==> flow/design.v <==
module ALU #(
    parameter DATA_W = 32
)
(
    input                       i_clk,    
    input                       i_rst_n,  
    input                       i_valid,  
    input [DATA_W - 1 : 0]      i_A,      
    input [DATA_W - 1 : 0]      i_B,      
    input [         2 : 0]      i_inst,   
    output [2*DATA_W - 1 : 0]   o_data,   
    output                      o_done    
);
    parameter S_IDLE           = 2'd0;
    parameter S_ONE_CYCLE_OP   = 2'd1;
    parameter S_MULTI_CYCLE_OP = 2'd2;
    reg  [         1: 0] state, state_nxt;  
    reg  [  DATA_W-1: 0] operand_a, operand_a_nxt;
    reg  [  DATA_W-1: 0] operand_b, operand_b_nxt;
    reg  [         2: 0] inst, inst_nxt;
    wire [  DATA_W-1: 0] add_buf, sub_buf;
    reg  [  2*DATA_W: 0] shift_reg, shift_reg_nxt;
    reg                  done, done_nxt;
    reg  [         4: 0] counter;
    assign add_buf = operand_a + operand_b;
    assign sub_buf = operand_a - operand_b;
    assign o_data = shift_reg[ 2*DATA_W-1: 0];
    assign o_done = done;
    always @(*) begin
        if (i_valid) begin
            operand_a_nxt = i_A;
            operand_b_nxt = i_B;
            inst_nxt      = i_inst;
        end
        else begin
            operand_a_nxt = operand_a;
            operand_b_nxt = operand_b;
            inst_nxt      = inst;
        end
    end
    always @(*) begin
        case(state)
            S_IDLE           :  begin
                if (i_valid) state_nxt = (i_inst >= 6 ) ? S_MULTI_CYCLE_OP : S_ONE_CYCLE_OP;
                else state_nxt = state;
            end
            S_ONE_CYCLE_OP   :  state_nxt = S_IDLE;
            S_MULTI_CYCLE_OP :  state_nxt = (counter == 31) ? S_IDLE : state;           
            default : state_nxt = state;
        endcase
    end
    always @(posedge i_clk) begin 
        counter <= (state == S_MULTI_CYCLE_OP) ? counter + 5'd1 : 5'd0;
    end
    always @(*) begin
        shift_reg_nxt = shift_reg;
        case (state)
            S_IDLE          : begin
                shift_reg_nxt = 65'b0;
                done_nxt = 1'b0;
            end
            S_ONE_CYCLE_OP  : begin
                case (inst)
                    3'd0    : begin
                        if ((operand_a[DATA_W-1] == 1) && (operand_b[DATA_W-1] == 1) && (add_buf[DATA_W-1] == 0))
                            shift_reg_nxt[31:0] = {1'b1, 31'b0};
                        else if ((operand_a[DATA_W-1] == 0) && (operand_b[DATA_W-1] == 0) && (add_buf[DATA_W-1] == 1))
                            shift_reg_nxt[31:0] = {1'b0, {31{1'b1}}};
                        else
                            shift_reg_nxt[31:0] = add_buf;
                    end
                    3'd1    : begin
                        if ((operand_a[DATA_W-1] == 1) && (operand_b[DATA_W-1] == 0) && (sub_buf[DATA_W-1] == 0))
                            shift_reg_nxt[31:0] = {1'b1, 31'b0};
                        else if ((operand_a[DATA_W-1] == 0) && (operand_b[DATA_W-1] == 1) && (sub_buf[DATA_W-1] == 1))
                            shift_reg_nxt[31:0] = {1'b0, {31{1'b1}}};
                        else
                            shift_reg_nxt[31:0] = sub_buf;
                    end
                    3'd2    : shift_reg_nxt[31:0] = operand_a & operand_b;
                    3'd3    : shift_reg_nxt[31:0] = operand_a | operand_b;
                    3'd4    : shift_reg_nxt[31:0] = ($signed(operand_a) < $signed(operand_b)) ? 32'd1 : 32'd0;
                    3'd5    : shift_reg_nxt[31:0] = $signed(operand_a) >>> $signed(operand_b);
                    default : shift_reg_nxt[31:0] = shift_reg[31:0];
                endcase
                shift_reg_nxt[64:32] = 33'b0;
                done_nxt = 1'b1;
            end
            S_MULTI_CYCLE_OP: begin
                case (inst)
                    3'd6    : begin
                        if (counter == 0)
                            shift_reg_nxt[31:0] = operand_a;
                        else
                            shift_reg_nxt[31:0] = shift_reg[31:0];
                        if(shift_reg_nxt[0] == 1)
                            shift_reg_nxt[64:32] = shift_reg[63:32] + operand_b;
                        else
                            shift_reg_nxt[64:32] = shift_reg[63:32];
                        shift_reg_nxt = shift_reg_nxt >> 1;
                        if (counter == 31) 
                            done_nxt = 1'b1;
                        else 
                            done_nxt = 1'b0;
                    end
                    3'd7    :begin
                        if (counter == 0) begin
                            if ((operand_b == 1) && (operand_a[31] == 1)) begin
                                shift_reg_nxt[31:1] = operand_a[30:0];
                                shift_reg_nxt[32] = 0;
                                shift_reg_nxt[0] = 1;
                            end
                            else begin
                                shift_reg_nxt[32:1] = operand_a;
                                shift_reg_nxt[0] = 0;
                            end
                            shift_reg_nxt[63:33] = shift_reg[63:33];
                        end
                        else begin
                            if (shift_reg[63:32] >= operand_b) begin
                                shift_reg_nxt[63:32] = shift_reg[63:32] - operand_b;
                                shift_reg_nxt[0] = 1;
                            end
                            else begin
                                shift_reg_nxt[63:32] = shift_reg[63:32];
                                shift_reg_nxt[0] = 0;
                            end
                            shift_reg_nxt[31:1] = shift_reg[31:1];
                        end
                        if (counter == 31) 
                            done_nxt = 1'b1;
                        else begin
                            shift_reg_nxt = shift_reg_nxt << 1;
                            done_nxt = 1'b0;
                        end
                    end
                    default :begin
                        shift_reg_nxt = shift_reg;
                        done_nxt = done;
                    end
                endcase
            end
            default : begin
                shift_reg_nxt = shift_reg;
                done_nxt = 1'b0;
            end
        endcase
    end
    always @(posedge i_clk or negedge i_rst_n) begin
        if(!i_rst_n) begin 
            done <= 0;
        end
        else begin
            done <= done_nxt;
        end
    end
    always @(posedge i_clk or negedge i_rst_n) begin
        if (!i_rst_n) begin
            state       <= S_IDLE;
            operand_a   <= 0;
            operand_b   <= 0;
            inst        <= 0;
            shift_reg   <= 0;
        end
        else begin
            state       <= state_nxt;
            operand_a   <= operand_a_nxt;
            operand_b   <= operand_b_nxt;
            inst        <= inst_nxt;
            shift_reg   <= shift_reg_nxt;
        end
    end
endmodule
# Step by step through the tools: ALU
# Tool output for the design above before and after an edit, in the order of the flow.
# Lines under "before" count in the file above, lines under "after" in the edited file.
# "change" is "after" less "before", of the values as shown; "rel_change_pct" is that difference over "before", in percent.
# Operators: Yosys type, input widths -> output width; for muxes data width and select width s.
# The mark n/a stands for no value.
[inputs] top="ALU" clk_port="i_clk" library="sky130hd" pvt_corner="tt_025C_1v80"

# Diff
# Unified diff, file above to edited file.
# A script made this edit. It changes what the design does and was not meant as an optimisation.
# begin of diff
@@ -1,4 +1,4 @@
 module ALU #(
-    parameter DATA_W = 32
+    parameter DATA_W = 48
 )
 (
# end of diff

# Word-level counts
# Source: Yosys, flattened and elaborated, memories not mapped. Widths are those after wreduce. Registers that Yosys merges into a memory's read port (data or address) are not register bits. Print and check cells do not count. Equal cells are merged and count once.
[word_totals] item="ff_bits" before=139 after=204 change=65 rel_change_pct=46.76
[word_totals] item="latchBits" before=0 after=0 change=0
[word_totals] item="ram_bits" before=0 after=0 change=0
[word_totals] item="rom_bits" before=0 after=0 change=0
[word_totals] item="clocked_rd_ports_x_width" before=0 after=0 change=0
[word_totals] item="memories" before=0 after=0 change=0
[word_totals] item="input_bits" before=70 after=102 change=32 rel_change_pct=45.71
[word_totals] item="out_inout_bits" before=65 after=97 change=32 rel_change_pct=49.23
[word_totals] item="elab_cells" before=86 after=93 change=7 rel_change_pct=8.14
[classes] item="n_addsub" before=5 after=5 change=0 rel_change_pct=0.00
[classes] item="n_mul" before=0 after=0 change=0
[classes] item="div_mod_pow" before=0 after=0 change=0
[classes] item="n_cmp" before=3 after=3 change=0 rel_change_pct=0.00
[classes] item="equal" before=15 after=16 change=1 rel_change_pct=6.67
[classes] item="n_shift" before=1 after=1 change=0 rel_change_pct=0.00
[classes] item="muxes" before=29 after=30 change=1 rel_change_pct=3.45
[classes] item="bitwise" before=6 after=6 change=0 rel_change_pct=0.00
[classes] item="n_reduce_logical" before=19 after=22 change=3 rel_change_pct=15.79
[ops] cell="$reduce_and 3->1" before=2 after=4 change=2 rel_change_pct=100.00
[ops] cell="$sub 32x32->32" before=2 after=1 change=-1 rel_change_pct=-50.00
[ops] cell="$add 32x32->32" before=1 after=0 change=-1 rel_change_pct=-100.00
[ops] cell="$add 32x32->33" before=1 after=0 change=-1 rel_change_pct=-100.00
[ops] cell="$eq 32x1->1 const B" before=1 after=0 change=-1 rel_change_pct=-100.00
[ops] cell="$ge 32x32->1" before=1 after=0 change=-1 rel_change_pct=-100.00
[ops] cell="$lt 32x32->1" before=1 after=0 change=-1 rel_change_pct=-100.00
[ops] cell="$mux 64" before=1 after=0 change=-1 rel_change_pct=-100.00
[ops] cell="$ne 3x3->1 const B" before=1 after=2 change=1 rel_change_pct=100.00
[ops] cell="$pmux 64 s2" before=1 after=0 change=-1 rel_change_pct=-100.00
[ops] cell="$reduce_bool 2->1" before=1 after=2 change=1 rel_change_pct=100.00
[ops] cell="$sshr 32x32->32" before=1 after=0 change=-1 rel_change_pct=-100.00
[ops] cell="$add 32x33->33" before=0 after=1 change=1
[ops] cell="$add 48x48->48" before=0 after=1 change=1
[ops] cell="$eq 48x1->1 const B" before=0 after=1 change=1
[ops] cell="$ge 32x48->1" before=0 after=1 change=1
[ops] cell="$lt 48x48->1" before=0 after=1 change=1
[ops] cell="$mux 97" before=0 after=1 change=1
[ops] cell="$pmux 33 s2" before=0 after=1 change=1
[ops] cell="$pmux 97 s2" before=0 after=1 change=1
[ops] cell="$sshr 48x48->32" before=0 after=1 change=1
[ops] cell="$sub 48x48->48" before=0 after=1 change=1
# Operator kinds equal on both sides are left out: 30.

# Depth
# Depth = most cells in a row (Yosys ltp): at word level without a register or memory, in the mapped netlist without a sequential cell, where the memories' decode and read muxes count.
[depth] item="ltp_word" before=7 after=7 change=0 rel_change_pct=0.00
[depth] item="ABC_AREA" before="0" after="0"
[depth] item="ltp_mapped" before=18 after=19 change=1 rel_change_pct=5.56
[depth] item="depth_no_buf" before=14 after=14 change=0 rel_change_pct=0.00

# Mapped cells and area
# Source: synth_stat.txt of the flow (Yosys; design flattened, memories mapped). It holds for the ABC_AREA given above (unset counts as 0); a run with the other value may have another netlist.
[mapped] item="mapped_cells" before=2456 after=3191 change=735 rel_change_pct=29.93
[mapped] item="area_mm2" before=0.0184277 after=0.0241444 change=0.0057167 rel_change_pct=31.02
[mapped] item="sequential_area_mm2" before=0.0034796 after=0.0051061 change=0.0016265 rel_change_pct=46.74
[mapped] item="ffs" before=140 after=205 change=65 rel_change_pct=46.43
[mapped] item="buf_cells" before=177 after=319 change=142 rel_change_pct=80.23
[types] cell_type="sky130_fd_sc_hd__nand2_1" before=315 after=411 change=96 rel_change_pct=30.48
[types] cell_type="sky130_fd_sc_hd__buf_4" before=16 after=104 change=88 rel_change_pct=550.00
[types] cell_type="sky130_fd_sc_hd__a21oi_1" before=239 after=312 change=73 rel_change_pct=30.54
[types] cell_type="sky130_fd_sc_hd__dfrtp_1" before=134 after=199 change=65 rel_change_pct=48.51
[types] cell_type="sky130_fd_sc_hd__clkbuf_1" before=92 after=144 change=52 rel_change_pct=56.52
[types] cell_type="sky130_fd_sc_hd__o21ai_0" before=259 after=303 change=44 rel_change_pct=16.99
[types] cell_type="sky130_fd_sc_hd__and3_1" before=24 after=63 change=39 rel_change_pct=162.50
[types] cell_type="sky130_fd_sc_hd__nor2_1" before=183 after=216 change=33 rel_change_pct=18.03
[types] cell_type="sky130_fd_sc_hd__ha_1" before=165 after=198 change=33 rel_change_pct=20.00
[types] cell_type="sky130_fd_sc_hd__nand3_1" before=71 after=104 change=33 rel_change_pct=46.48
[types] cell_type="sky130_fd_sc_hd__inv_1" before=122 after=154 change=32 rel_change_pct=26.23
[types] cell_type="sky130_fd_sc_hd__a21o_1" before=15 after=44 change=29 rel_change_pct=193.33
[types] cell_type="sky130_fd_sc_hd__nor4_1" before=15 after=34 change=19 rel_change_pct=126.67
[types] cell_type="sky130_fd_sc_hd__o31ai_2" before=21 after=3 change=-18 rel_change_pct=-85.71
[types] cell_type="sky130_fd_sc_hd__mux2i_1" before=45 after=62 change=17 rel_change_pct=37.78
[types] cell_type="sky130_fd_sc_hd__mux4_2" before=26 after=41 change=15 rel_change_pct=57.69
[types] cell_type="sky130_fd_sc_hd__buf_1" before=13 after=28 change=15 rel_change_pct=115.38
[types] cell_type="sky130_fd_sc_hd__inv_2" before=13 after=3 change=-10 rel_change_pct=-76.92
# Cell types equal on both sides are left out: 11.
# Not every row of either side is listed.

# Path before layout
# Source: OpenSTA report_checks on the synthesized netlist (no wires, ideal clock, input and output delay 20% of the period each), path of least setup slack; recovery checks are left aside. Register names are those of the netlist, which keeps one name where synthesis merged equal registers.
[synth_timing] item="kind" before="register to register" after="register to register"
[synth_timing] item="start" before="register operand_b[1]" after="register operand_b[2]"
[synth_timing] item="end" before="register shift_reg[11]" after="register shift_reg[54]"
[synth_timing] item="period_ns" before=7.0 after=7.0 change=0.0 rel_change_pct=0.00
[synth_timing] item="setup_ns" before=0.130 after=0.144 change=0.014
[synth_timing] item="launch_ns" before=0.000 after=0.000 change=0.000
[synth_timing] item="arrival_ns" before=3.713 after=4.291 change=0.578 rel_change_pct=15.57
[synth_timing] item="required_ns" before=6.870 after=6.856 change=-0.014 rel_change_pct=-0.20
[synth_timing] item="slack_ns" before=3.157 after=2.565 change=-0.592
[synth_timing] item="path_delay_ns" before=3.843 after=4.435 change=0.592 rel_change_pct=15.40
[synth_timing] item="path_stages" before=18 after=18 change=0 rel_change_pct=0.00
[synth_timing] item="path_buffers" before=5 after=5 change=0 rel_change_pct=0.00
[synth_timing] item="synth_period_reached_ns" before=3.843 after=4.435 change=0.592 rel_change_pct=15.40
# "path_delay_ns" = arrival - input delay + setup time.
# "path_stages": output pins that drive a net of the path, with the launching flip-flop's if there is one; two outputs of one cell count as two.
# "synth_period_reached_ns" is the clock period less the worst setup slack; recovery checks do not enter. This is arithmetic on one report: input and output delays are still those of the set period (20% each).
# The rows between start and end are the longest chain of elaborated cells between them; the timing report does not say that the signal goes this way. Where chains are equally long, one stands for them.
# A line is the first line of the expression or statement that the cell stems from. Yosys adds cells for indexed reads and writes and turns some case tables into memories.
[synth_between_before] cell_sequence="sky130_fd_sc_hd__dfrtp_1 -> sky130_fd_sc_hd__buf_2 -> sky130_fd_sc_hd__inv_1 -> sky130_fd_sc_hd__buf_2 -> sky130_fd_sc_hd__buf_1 -> sky130_fd_sc_hd__ha_1 -> sky130_fd_sc_hd__o21bai_1 -> sky130_fd_sc_hd__o2111ai_2 -> sky130_fd_sc_hd__a31oi_4 -> sky130_fd_sc_hd__nand3_4 -> sky130_fd_sc_hd__a31oi_4 -> sky130_fd_sc_hd__or4_4 -> sky130_fd_sc_hd__nand4_1 -> sky130_fd_sc_hd__and2_1 -> sky130_fd_sc_hd__buf_6 -> sky130_fd_sc_hd__buf_12 -> sky130_fd_sc_hd__a2111oi_2 -> sky130_fd_sc_hd__o31ai_2" elab_chain_cells=6 cells_between=15 cone_lines=9 classes_between="add/sub (2); shift (1); mux (6); logic (2); reduce/logical (4)"
[synth_rtl_before] item="start, declared" line_no=19 text="reg  [  DATA_W-1: 0] operand_b, operand_b_nxt;"
[synth_rtl_before] item="start, assigned" line_no=161 text="operand_b   <= 0;"
[synth_rtl_before] item="start, assigned" line_no=168 text="operand_b   <= operand_b_nxt;"
[synth_rtl_before] item="$sub 32x32->32" line_no=26 text="assign sub_buf = operand_a - operand_b;"
[synth_rtl_before] item="$logic_and 1x1->1" line_no=75 text="else if ((operand_a[DATA_W-1] == 0) && (operand_b[DATA_W-1] == 1) && (sub_buf[DATA_W-1] == 1))"
[synth_rtl_before] item="$mux 32" line_no=75
[synth_rtl_before] item="$mux 32" line_no=73 text="if ((operand_a[DATA_W-1] == 1) && (operand_b[DATA_W-1] == 0) && (sub_buf[DATA_W-1] == 0))"
[synth_rtl_before] item="$pmux 32 s6" line_no=63 text="case (inst)"
[synth_rtl_before] item="$pmux 32 s3" line_no=57 text="case (state)"
[synth_rtl_before] item="end, assigned" line_no=163 text="shift_reg   <= 0;"
[synth_rtl_before] item="end, assigned" line_no=170 text="shift_reg   <= shift_reg_nxt;"
[synth_rtl_before] item="end, declared" line_no=22 text="reg  [  2*DATA_W: 0] shift_reg, shift_reg_nxt;"
[synth_between_after] cell_sequence="sky130_fd_sc_hd__dfrtp_1 -> sky130_fd_sc_hd__clkbuf_1 -> sky130_fd_sc_hd__inv_1 -> sky130_fd_sc_hd__buf_1 -> sky130_fd_sc_hd__clkbuf_1 -> sky130_fd_sc_hd__clkbuf_1 -> sky130_fd_sc_hd__ha_1 -> sky130_fd_sc_hd__buf_2 -> sky130_fd_sc_hd__a211oi_2 -> sky130_fd_sc_hd__o21ai_1 -> sky130_fd_sc_hd__a211oi_1 -> sky130_fd_sc_hd__o21ai_0 -> sky130_fd_sc_hd__a221oi_1 -> sky130_fd_sc_hd__o211ai_1 -> sky130_fd_sc_hd__a21oi_1 -> sky130_fd_sc_hd__mux2i_1 -> sky130_fd_sc_hd__o311a_1 -> sky130_fd_sc_hd__o221ai_1" elab_chain_cells=6 cells_between=9 cone_lines=8 classes_between="add/sub (2); compare (1); mux (6)"
[synth_rtl_after] item="start, declared" line_no=19 text="reg  [  DATA_W-1: 0] operand_b, operand_b_nxt;"
[synth_rtl_after] item="start, assigned" line_no=161 text="operand_b   <= 0;"
[synth_rtl_after] item="start, assigned" line_no=168 text="operand_b   <= operand_b_nxt;"
[synth_rtl_after] item="$sub 32x32->32" line_no=121 text="shift_reg_nxt[63:32] = shift_reg[63:32] - operand_b;"
[synth_rtl_after] item="$mux 32" line_no=120 text="if (shift_reg[63:32] >= operand_b) begin"
[synth_rtl_after] item="$mux 31" line_no=107 text="if (counter == 0) begin"
[synth_rtl_after] item="$mux 97" line_no=130 text="if (counter == 31)"
[synth_rtl_after] item="$pmux 97 s2" line_no=90 text="case (inst)"
[synth_rtl_after] item="$pmux 33 s2" line_no=57 text="case (state)"
[synth_rtl_after] item="end, assigned" line_no=163 text="shift_reg   <= 0;"
[synth_rtl_after] item="end, assigned" line_no=170 text="shift_reg   <= shift_reg_nxt;"
[synth_rtl_after] item="end, declared" line_no=22 text="reg  [  2*DATA_W: 0] shift_reg, shift_reg_nxt;"

# Worst path after layout
# Path of least setup slack in the final report of each run of set A (OpenROAD, finished layout, wires in). Where an end is a register, its clock arrival counts in the times.
[layout_timing] item="kind" before="register to register" after="register to register"
[layout_timing] item="start" before="register operand_b[5]" after="register operand_a[21]"
[layout_timing] item="end" before="register shift_reg[25]" after="register shift_reg[18]"
[layout_timing] item="period_ns" before=5.15 after=5.15 change=0.00 rel_change_pct=0.00
[layout_timing] item="setup_ns" before=0.07 after=0.13 change=0.06
[layout_timing] item="launch_ns" before=0.50 after=0.60 change=0.10 rel_change_pct=20.00
[layout_timing] item="arrival_ns" before=4.85 after=5.40 change=0.55 rel_change_pct=11.34
[layout_timing] item="required_ns" before=5.58 after=5.62 change=0.04 rel_change_pct=0.72
[layout_timing] item="slack_ns" before=0.72 after=0.22 change=-0.50
[layout_timing] item="path_stages" before=14 after=15 change=1 rel_change_pct=7.14
[layout_timing] item="path_buffers" before=1 after=2 change=1 rel_change_pct=100.00
# The rows between start and end are the longest chain of elaborated cells between them; the timing report does not say that the signal goes this way. Where chains are equally long, one stands for them.
[layout_between_before] cell_sequence="sky130_fd_sc_hd__dfrtp_1 -> sky130_fd_sc_hd__clkinv_1 -> sky130_fd_sc_hd__buf_4 -> sky130_fd_sc_hd__ha_1 -> sky130_fd_sc_hd__o21ai_1 -> sky130_fd_sc_hd__a21oi_1 -> sky130_fd_sc_hd__o2111ai_2 -> sky130_fd_sc_hd__a2111oi_4 -> sky130_fd_sc_hd__o21ai_2 -> sky130_fd_sc_hd__nand2_2 -> sky130_fd_sc_hd__xnor2_1 -> sky130_fd_sc_hd__a31oi_1 -> sky130_fd_sc_hd__o221ai_1 -> sky130_fd_sc_hd__nand3_1" elab_chain_cells=6 cells_between=15 cone_lines=9 classes_between="add/sub (2); shift (1); mux (6); logic (2); reduce/logical (4)"
[layout_rtl_before] item="start, declared" line_no=19 text="reg  [  DATA_W-1: 0] operand_b, operand_b_nxt;"
[layout_rtl_before] item="start, assigned" line_no=161 text="operand_b   <= 0;"
[layout_rtl_before] item="start, assigned" line_no=168 text="operand_b   <= operand_b_nxt;"
[layout_rtl_before] item="$sub 32x32->32" line_no=26 text="assign sub_buf = operand_a - operand_b;"
[layout_rtl_before] item="$logic_and 1x1->1" line_no=75 text="else if ((operand_a[DATA_W-1] == 0) && (operand_b[DATA_W-1] == 1) && (sub_buf[DATA_W-1] == 1))"
[layout_rtl_before] item="$mux 32" line_no=75
[layout_rtl_before] item="$mux 32" line_no=73 text="if ((operand_a[DATA_W-1] == 1) && (operand_b[DATA_W-1] == 0) && (sub_buf[DATA_W-1] == 0))"
[layout_rtl_before] item="$pmux 32 s6" line_no=63 text="case (inst)"
[layout_rtl_before] item="$pmux 32 s3" line_no=57 text="case (state)"
[layout_rtl_before] item="end, assigned" line_no=163 text="shift_reg   <= 0;"
[layout_rtl_before] item="end, assigned" line_no=170 text="shift_reg   <= shift_reg_nxt;"
[layout_rtl_before] item="end, declared" line_no=22 text="reg  [  2*DATA_W: 0] shift_reg, shift_reg_nxt;"
[layout_between_after] cell_sequence="sky130_fd_sc_hd__dfrtp_1 -> sky130_fd_sc_hd__inv_1 -> sky130_fd_sc_hd__ha_1 -> sky130_fd_sc_hd__nor2_1 -> sky130_fd_sc_hd__nand2_1 -> sky130_fd_sc_hd__nor3_1 -> sky130_fd_sc_hd__o31ai_4 -> sky130_fd_sc_hd__a311o_1 -> sky130_fd_sc_hd__a311oi_2 -> sky130_fd_sc_hd__a2111oi_4 -> sky130_fd_sc_hd__buf_4 -> sky130_fd_sc_hd__buf_4 -> sky130_fd_sc_hd__a21boi_0 -> sky130_fd_sc_hd__nor4_1 -> sky130_fd_sc_hd__o31ai_1" elab_chain_cells=6 cells_between=15 cone_lines=9 classes_between="add/sub (2); shift (1); mux (6); logic (2); reduce/logical (4)"
[layout_rtl_after] item="start, declared" line_no=18 text="reg  [  DATA_W-1: 0] operand_a, operand_a_nxt;"
[layout_rtl_after] item="start, assigned" line_no=160 text="operand_a   <= 0;"
[layout_rtl_after] item="start, assigned" line_no=167 text="operand_a   <= operand_a_nxt;"
[layout_rtl_after] item="$sub 48x48->48" line_no=26 text="assign sub_buf = operand_a - operand_b;"
[layout_rtl_after] item="$logic_and 1x1->1" line_no=75 text="else if ((operand_a[DATA_W-1] == 0) && (operand_b[DATA_W-1] == 1) && (sub_buf[DATA_W-1] == 1))"
[layout_rtl_after] item="$mux 32" line_no=75
[layout_rtl_after] item="$mux 32" line_no=73 text="if ((operand_a[DATA_W-1] == 1) && (operand_b[DATA_W-1] == 0) && (sub_buf[DATA_W-1] == 0))"
[layout_rtl_after] item="$pmux 32 s6" line_no=63 text="case (inst)"
[layout_rtl_after] item="$pmux 32 s3" line_no=57 text="case (state)"
[layout_rtl_after] item="end, assigned" line_no=163 text="shift_reg   <= 0;"
[layout_rtl_after] item="end, assigned" line_no=170 text="shift_reg   <= shift_reg_nxt;"
[layout_rtl_after] item="end, declared" line_no=22 text="reg  [  2*DATA_W: 0] shift_reg, shift_reg_nxt;"

# Layout results
# Runs of the flow (Yosys, OpenROAD) on both versions; the two runs of a pair have the same settings. The constraints put input and output delay at 20% of the set period each and load the outputs with 0.01 pF.
[flow_settings_set_A] CORE_UTILIZATION=40 period_ns=5.15 CAP_MARGIN=20 CORE_MARGIN=2 SLEW_MARGIN=20
[results_set_A] item="synthesis_area_mm2" before=0.0184277 after=0.0241444 change=0.0057167 rel_change_pct=31.02
[results_set_A] item="design.die.area_mm2" before=0.0478013 after=0.0623426 change=0.0145413 rel_change_pct=30.42
[results_set_A] item="finish.stdcell_area_mm2" before=0.0207099 after=0.0272574 change=0.0065475 rel_change_pct=31.62
[results_set_A] item="final_util_pct" before=45.6 after=45.4 change=-0.2
[results_set_A] item="worstSetupSlack_ns" before=0.724 after=0.223 change=-0.501
[results_set_A] item="fin_tns_ns" before=0.000 after=0.000 change=0.000
[results_set_A] item="design_power_mw" before=8.928 after=11.508 change=2.580 rel_change_pct=28.90
[results_set_A] item="period_less_ws_ns" before=4.426 after=4.927 change=0.501 rel_change_pct=11.32
[flow_settings_set_B] CAP_MARGIN=15 CELL_PAD_IN_SITES_DETAIL_PLACEMENT=2 CELL_PAD_IN_SITES_GLOBAL_PLACEMENT=1 CORE_ASPECT_RATIO=1.83 CORE_MARGIN=6 CORE_UTILIZATION=17 CTS_CLUSTER_DIAMETER=278 CTS_CLUSTER_SIZE=61 GPL_ROUTABILITY_DRIVEN=0 GPL_TIMING_DRIVEN=1 MIN_ROUTING_LAYER="met2" PLACE_DENSITY=0.36 SETUP_SLACK_MARGIN=0.7 SLEW_MARGIN=30 TNS_END_PERCENT=65 period_ns=4.83
[results_set_B] item="synthesis_area_mm2" before=0.0184277 after=0.0241444 change=0.0057167 rel_change_pct=31.02
[results_set_B] item="design.die.area_mm2" before=0.116807 after=0.15163 change=0.034823 rel_change_pct=29.81
[results_set_B] item="finish.stdcell_area_mm2" before=0.0229257 after=0.0301764 change=0.0072507 rel_change_pct=31.63
[results_set_B] item="final_util_pct" before=21.4 after=21.5 change=0.1
[results_set_B] item="worstSetupSlack_ns" before=0.700 after=0.442 change=-0.258
[results_set_B] item="fin_tns_ns" before=0.000 after=0.000 change=0.000
[results_set_B] item="design_power_mw" before=10.853 after=12.865 change=2.012 rel_change_pct=18.54
[results_set_B] item="period_less_ws_ns" before=4.130 after=4.388 change=0.258 rel_change_pct=6.25
# "period_less_ws_ns" means the clock period less the worst setup slack. The figure is calculated, with input and output delays left at 20% of the set period.
# "design_power_mw" rests on the timing tool's default activity at the inputs, not on a simulated workload.
